==> flow/design.v <==
module fifo #(
    parameter DEPTH = 32,          
    parameter DATA_WIDTH = 8,      
    parameter PTR_SIZE = 5
) (
    input  wire                   clk,
    input  wire                   rst,
    input  wire                   wr_en,
    input  wire                   re_en,
    input  wire [DATA_WIDTH-1:0]  data_in,
    output wire [DATA_WIDTH-1:0]  data_out,
    output wire                   empty,
    output wire                   full
);
    reg [DATA_WIDTH-1:0] memory [0:DEPTH-1];
    reg [PTR_SIZE-1:0] wr_ptr;
    reg [PTR_SIZE-1:0] rd_ptr;
    reg empty_reg;
    reg full_reg;
    integer i;
    wire wr_fire = wr_en && !full_reg;
    wire rd_fire = re_en && !empty_reg;
    wire [PTR_SIZE-1:0] used = wr_ptr - rd_ptr;
    always @ (posedge clk or posedge rst) begin
        if (rst)
            wr_ptr <= 0;
        else if (wr_fire)
            wr_ptr <= wr_ptr + 1;
    end
    always @ (posedge clk or posedge rst) begin
        if (rst)
            empty_reg <= 1;
        else if (wr_fire && !rd_fire)
            empty_reg <= 0;
        else if (rd_fire && !wr_fire && (used == 1))
            empty_reg <= 1;
    end
    always @ (posedge clk or posedge rst) begin
        if (rst)
            full_reg <= 0;
        else if (wr_fire && !rd_fire && (used == DEPTH - 1))
            full_reg <= 1;
        else if (rd_fire && !wr_fire)
            full_reg <= 0;
    end
    always @ (posedge clk or posedge rst) begin
        if (rst)
            rd_ptr <= 0;
        else if (rd_fire)
            rd_ptr <= rd_ptr + 1;
    end
    always @ (posedge clk or posedge rst) begin
        if (rst) begin
            for (i = 0; i < DEPTH; i = i + 1)
                memory[i] <= {DATA_WIDTH{1'b0}};
        end else if (wr_fire)
            memory[wr_ptr[$clog2(DEPTH)-1:0]] <= data_in;
    end
    assign data_out = (empty_reg) ? {DATA_WIDTH{1'bx}} : memory[rd_ptr[$clog2(DEPTH)-1:0]];
    assign empty = empty_reg;
    assign full  = full_reg;
endmodule
module multiplier #(
    parameter DATA_WIDTH    = 8,                   
    parameter PRODUCT_WIDTH = DATA_WIDTH * 2
) (
    input  wire [DATA_WIDTH-1:0] in1,         
    input  wire [DATA_WIDTH-1:0] in2,          
    output wire [PRODUCT_WIDTH-1:0] product 
);
    assign product = in1 * in2;
endmodule
module adder #(
    parameter DATA_WIDTH = 8,              
    parameter SUM_WIDTH  = DATA_WIDTH + 1   
)(
    input  wire [DATA_WIDTH-1:0] in1,        
    input  wire [DATA_WIDTH-1:0] in2,        
    output wire [SUM_WIDTH-1:0] sum          
);
    assign sum = in1 + in2;
endmodule
module component (
    input  wire         clk,
    input  wire         rst,
    input  wire [31:0]  fifo1_data_in,
    input  wire [31:0]  fifo2_data_in,
    input  wire [31:0]  fifo3_data_in,
    input  wire         fifo1_write_en,
    input  wire         fifo2_write_en,
    input  wire         fifo3_write_en,
    input  wire         fifo1_read_en,
    input  wire         fifo2_read_en,
    input  wire         fifo3_read_en,
    output wire [31:0]  result_out,
    output wire         fifo1_empty,
    output wire         fifo2_empty,
    output wire         fifo3_empty,
    output wire         fifo1_full,
    output wire         fifo2_full,
    output wire         fifo3_full
);
    wire [31:0] fifo1_data_out;
    wire [31:0] fifo2_data_out;
    wire [31:0] fifo3_data_out;
    wire [31:0] mult_result;
    fifo #(
        .DEPTH(16),
        .DATA_WIDTH(32),
        .PTR_SIZE(5)
    ) fifo1_inst (
        .clk(clk),
        .rst(rst),
        .wr_en(fifo1_write_en),
        .re_en(fifo1_read_en),
        .data_in(fifo1_data_in),
        .data_out(fifo1_data_out),
        .empty(fifo1_empty),
        .full(fifo1_full)
    );
    fifo #(
        .DEPTH(16),
        .DATA_WIDTH(32),
        .PTR_SIZE(5)
    ) fifo2_inst (
        .clk(clk),
        .rst(rst),
        .wr_en(fifo2_write_en),
        .re_en(fifo2_read_en),
        .data_in(fifo2_data_in),
        .data_out(fifo2_data_out),
        .empty(fifo2_empty),
        .full(fifo2_full)
    );
    fifo #(
        .DEPTH(16),
        .DATA_WIDTH(32),
        .PTR_SIZE(5)
    ) fifo3_inst (
        .clk(clk),
        .rst(rst),
        .wr_en(fifo3_write_en),
        .re_en(fifo3_read_en),
        .data_in(fifo3_data_in),
        .data_out(fifo3_data_out),
        .empty(fifo3_empty),
        .full(fifo3_full)
    );
    multiplier #(
        .DATA_WIDTH(32),
        .PRODUCT_WIDTH(32)
    ) mult_inst (
        .in1(fifo1_data_out),
        .in2(fifo2_data_out),
        .product(mult_result)
    );
    adder #(
        .DATA_WIDTH(32),
        .SUM_WIDTH(32)
    ) adder_inst (
        .in1(mult_result),
        .in2(fifo3_data_out),
        .sum(result_out)
    );
endmodule
======== From RTL to reports: component ========
Tool output for the design above, in the order of the flow.
Lines are those of the file above, counted from 1.
Cell names lack the library's common part.
A cell with - has no value.
inputs
  top ..................................... component
  clock ................................... clk
  cell library ............................ sky130hd
  timing corner ........................... tt_025C_1v80

======== Word level ========
Yosys after proc, flatten, opt, wreduce and memory -nomap, before mapping. Print and check cells are not counted. Equal cells are merged and count once.
word-level totals
  flip-flop bits (word level) ............. 1,572
  output and inout port bits .............. 38
  cells after elaboration ................. 275
cells by class
  add/sub/neg operators ................... 10
  multipliers ............................. 1
  eq/ne operators ......................... 96
  mux-type cells .......................... 18
  reductions and logical operators ........ 90
operators with widths
  kind                                                      number
  32-bit parallel mux with 16-bit select                    3
  32-bit by 32-bit multiplier with 32-bit output            1
  4-bit == test with constant B                             48
  2-bit AND reduction                                       48
  4-bit by 3-bit == test with 1-bit output with constant B  24
  32-bit 2-to-1 mux                                         3
  4-bit by 2-bit == test with 1-bit output with constant B  12
  32-bit adder                                              1
  5-bit by 1-bit adder with 5-bit output with constant B    6
  4-bit by 1-bit == test with 1-bit output with constant B  6
  4-bit logical NOT                                         6
  1-bit logical AND                                         18
  5-bit by 1-bit == test with 1-bit output with constant B  3
  5-bit by 4-bit == test with 1-bit output with constant B  3
  5-bit subtractor                                          3
  1-bit logical NOT                                         12
  2-bit nonzero test                                        6
  1-bit 2-to-1 mux                                          12

======== Depth ========
Longest topological path by Yosys (ltp), each cell counted once; first at word level (registers and memories cut), then after technology mapping (sequential cells cut; the memories' decode and read muxes count).
depth
  word-level depth ........................ 7
  ABC_AREA ................................ 1
  mapped depth ............................ 48

======== After synthesis ========
Source: synth_stat.txt of the flow (Yosys; design flattened, memories mapped). It holds for the ABC_AREA given above (unset counts as 0); a run with the other value may have another netlist.
The area totals of this step are shown rounded.
cell types
  cell type  number  total area (um^2)
  dfrtp_1    1,569   3.93E+04
  nand2_1    2,722   1.02E+04
  fa_1       441     8.83E+03
  o21ai_0    1,086   5.44E+03
  nor2_1     1,380   5.18E+03
  inv_1      1,017   3.82E+03
  a21oi_1    609     3.05E+03
  ha_1       160     2,001.92
  clkbuf_1   483     1.81E+03
  nand3_1    324     1.62E+03
  nand4_1    132     825.792
  a221oi_1   55      481.712
  xor2_1     48      420.403
  buf_2      76      380.365
  o22ai_1    51      319.056
  nor2_2     42      262.752
  xnor2_1    29      253.994
  nor2_4     21      236.477
Other cell types: 40; their cells: 293.
synthesis totals
  standard cells after synthesis .......... 10,538
  mapped area ............................. 87,000 um^2
  flip-flop cells ......................... 1,572

======== Worst setup path after synthesis ========
Path of least setup slack by OpenSTA after synthesis, without wires, with an ideal clock, recovery checks aside; 20% of the period is set as input and as output delay. Where synthesis merged equal registers, the netlist keeps one of their names.
timing path post-synthesis
  kind .................................... flip-flop to output port
  start ................................... register fifo2_inst.rd_ptr[1]
  end ..................................... output port result_out[29]
  period .................................. 13,000 ps
  external output delay ................... 2,600 ps
  time at the first pin ................... 0 ps
  data arrival time ....................... 8,110 ps
  slack ................................... 2,290 ps
  delay of the path ....................... 8,110 ps
  stages on the path ...................... 38
  buffers on the path ..................... 4
  period reached after synthesis .......... 10,710 ps
"delay of the path" is the arrival time less input delay plus setup time.
At an output port there is no setup time.
"stages on the path": output pins that drive a net of the path, with the launching flip-flop's if there is one; two outputs of one cell count as two.
"period reached after synthesis" = period - worst setup slack (recovery checks aside). The figure is calculated, with input and output delays left at 20% of the set period.
Between the ends stands the longest chain of elaborated cells between them, by number of cells; it is not shown to be the way that was timed. Of several equally long chains one is given.
Each line given opens the expression or statement behind the cell; cells for indexed reads and writes are added by Yosys, which also makes memories of some case tables.
on the way, post-synthesis
  path through ............................ dfrtp_1 inv_1 ha_1 buf_2 inv_2 nor2_2 buf_2 nand2_1 nand2_1 nor2_1 nand2_1 nor2_1 nor2_1 clkbuf_1 inv_1 clkbuf_1 nor2_1 fa_1 [... 2 more ...] inv_1 fa_1 inv_1 fa_1 inv_1 fa_1 inv_1 fa_1 inv_1 fa_1 inv_1 ha_1 nand2_1 nor2_1 inv_1 or4_1 o221ai_1 xor2_1
  length of the longest elaborated chain .. 5
  elaborated cells between the ends (all ways) .. 20
  source lines of those cells ............. 3
  classes of those cells .................. add/sub (1); mul (1); eq/ne (15); mux (2); reduce/logical (1)
RTL lines, path post-synthesis
  what                                            RTL line  source
  start, declared                                 17        reg [PTR_SIZE-1:0] rd_ptr;
  start, assigned                                 48        rd_ptr <= 0;
  start, assigned                                 50        rd_ptr <= rd_ptr + 1;
  4-bit == test                                   59        assign data_out = (empty_reg) ? {DATA_WIDTH{1'bx}} : memory[rd_ptr[$clog2(DEPTH)-1:0]];
  32-bit parallel mux with 16-bit select          59
  32-bit 2-to-1 mux                               59
  32-bit by 32-bit multiplier with 32-bit output  71
  32-bit adder                                    81        assign sum = in1 + in2;
  end, declared                                   95        output wire [31:0]  result_out,

======== Timing after layout ========
From the final timing report of job 1: the path of least setup slack in the routed layout; clock arrival at registers is part of the times.
The report prints the path's times to 10 ps; the period is as set.
timing path after layout
  kind .................................... flip-flop to output port
  start ................................... register fifo2_inst.rd_ptr[0]
  end ..................................... output port result_out[31]
  period .................................. 17,800 ps
  external output delay ................... 3,560 ps
  time at the first pin ................... 920 ps
  data arrival time ....................... 12,790 ps
  slack ................................... 1,450 ps
  stages on the path ...................... 40
  buffers on the path ..................... 4
Between the ends stands the longest chain of elaborated cells between them, by number of cells; it is not shown to be the way that was timed. Of several equally long chains one is given.
on the way, after layout
  path through ............................ dfrtp_1 ha_2 buf_4 inv_1 nor2_4 buf_4 buf_4 nand2_1 nand2_1 nor2_1 nand2_1 nor2_1 nor2_1 clkinv_1 nor2_1 fa_1 fa_1 fa_1 [... 4 more ...] ha_1 fa_1 inv_1 fa_1 inv_1 ha_1 nand2_1 o21ai_0 a21boi_1 o21ai_0 a21boi_1 o21bai_1 a21boi_1 o21ai_0 inv_1 nand3_1 nand2_1 clkdlybuf4s50_1
  length of the longest elaborated chain .. 5
  elaborated cells between the ends (all ways) .. 20
  source lines of those cells ............. 3
  classes of those cells .................. add/sub (1); mul (1); eq/ne (15); mux (2); reduce/logical (1)
RTL lines, path after layout
  what                                            RTL line  source
  start, declared                                 17        reg [PTR_SIZE-1:0] rd_ptr;
  start, assigned                                 48        rd_ptr <= 0;
  start, assigned                                 50        rd_ptr <= rd_ptr + 1;
  4-bit == test                                   59        assign data_out = (empty_reg) ? {DATA_WIDTH{1'bx}} : memory[rd_ptr[$clog2(DEPTH)-1:0]];
  32-bit parallel mux with 16-bit select          59
  32-bit 2-to-1 mux                               59
  32-bit by 32-bit multiplier with 32-bit output  71
  32-bit adder                                    81        assign sum = in1 + in2;
  end, declared                                   95        output wire [31:0]  result_out,

Hand-over note for component

Top module component; platform sky130hd; tools Yosys and OpenROAD; 4 stored runs in no particular order. Input and output delays are each 20% of the period that was set; the output load is 0.01 pF.
"achieved clock period" means the clock period less the worst setup slack. The figure is calculated, with input and output delays left at 20% of the set period.
"worst setup path time": the worst setup path's part of the clock period (all of it between registers, 20% less for each end at a port) less its slack. A launch clock that arrives late makes it longer, a capture clock that arrives late makes it shorter.
"worst setup path time" is given in steps of 10 ps.
Results are given in rounded form.

---- job 1 ----
settings
  ABC_AREA = 1
  CELL_PAD_IN_SITES_DETAIL_PLACEMENT = 1
  CELL_PAD_IN_SITES_GLOBAL_PLACEMENT = 3
  CORE_MARGIN = 4
  CORE_UTILIZATION = 43
  CTS_CLUSTER_DIAMETER = 28
  GPL_ROUTABILITY_DRIVEN = 1
  GPL_TIMING_DRIVEN = 1
  MAX_ROUTING_LAYER = met4
  MIN_ROUTING_LAYER = met1
  PLACE_DENSITY = 0.94
  SETUP_SLACK_MARGIN = 0.88
  SLEW_MARGIN = 30
  TNS_END_PERCENT = 55
  period_ns = 17.8
  CAP_MARGIN = 20
results
  utilization of the finished layout ...... 53 %
  standard-cell area after layout ......... 110,000 um^2
  smallest setup slack .................... 1,400 ps
  full die area ........................... 210,000 um^2
  total negative setup slack .............. 0 ps
  achieved clock period ................... 16,350 ps
  Yosys chip area after synthesis ......... 87,000 um^2
  worst-case hold slack ................... 480 ps
  worst setup path time ................... 12,790 ps
  worst path kind ......................... flip-flop to output port

---- job 2 ----
settings
  CORE_UTILIZATION = 25
  PLACE_DENSITY = 0.6
  period_ns = 12.8
  CAP_MARGIN = 20
  CORE_MARGIN = 2
  SLEW_MARGIN = 20
results
  total negative setup slack .............. 0 ps
  worst-case hold slack ................... 490 ps
  full die area ........................... 350,000 um^2
  standard-cell area after layout ......... 100,000 um^2
  smallest setup slack .................... 160 ps
  utilization of the finished layout ...... 30 %
  achieved clock period ................... 12,635 ps
  Yosys chip area after synthesis ......... 87,000 um^2
  worst setup path time ................... 10,080 ps
  worst path kind ......................... flip-flop to output port

---- job 3 ----
settings
  CAP_MARGIN = 30
  CELL_PAD_IN_SITES_DETAIL_PLACEMENT = 0
  CELL_PAD_IN_SITES_GLOBAL_PLACEMENT = 3
  CORE_UTILIZATION = 67
  CTS_CLUSTER_SIZE = 91
  GPL_TIMING_DRIVEN = 0
  MAX_ROUTING_LAYER = met5
  MIN_ROUTING_LAYER = met2
  PLACE_DENSITY_LB_ADDON = 0.07
  SETUP_SLACK_MARGIN = 0.99
  period_ns = 10.3
  CORE_MARGIN = 2
  SLEW_MARGIN = 20
results
  stopped before the end: placement reported FLW-0024

---- job 4 ----
settings
  CELL_PAD_IN_SITES_DETAIL_PLACEMENT = 1
  CORE_MARGIN = 4
  CORE_UTILIZATION = 21
  GPL_ROUTABILITY_DRIVEN = 1
  MAX_ROUTING_LAYER = met4
  MIN_ROUTING_LAYER = met2
  SETUP_SLACK_MARGIN = 0.88
  SLEW_MARGIN = 30
  period_ns = 17.8
  CAP_MARGIN = 20
results
  full die area ........................... 420,000 um^2
  Yosys chip area after synthesis ......... 87,000 um^2
  smallest setup slack .................... 1,300 ps
  achieved clock period ................... 16,470 ps
  worst setup path time ................... 12,910 ps
  worst path kind ......................... flip-flop to output port
  total negative setup slack .............. 0 ps
  standard-cell area after layout ......... 100,000 um^2
  worst-case hold slack ................... 500 ps
  utilization of the finished layout ...... 25 %

End of note.
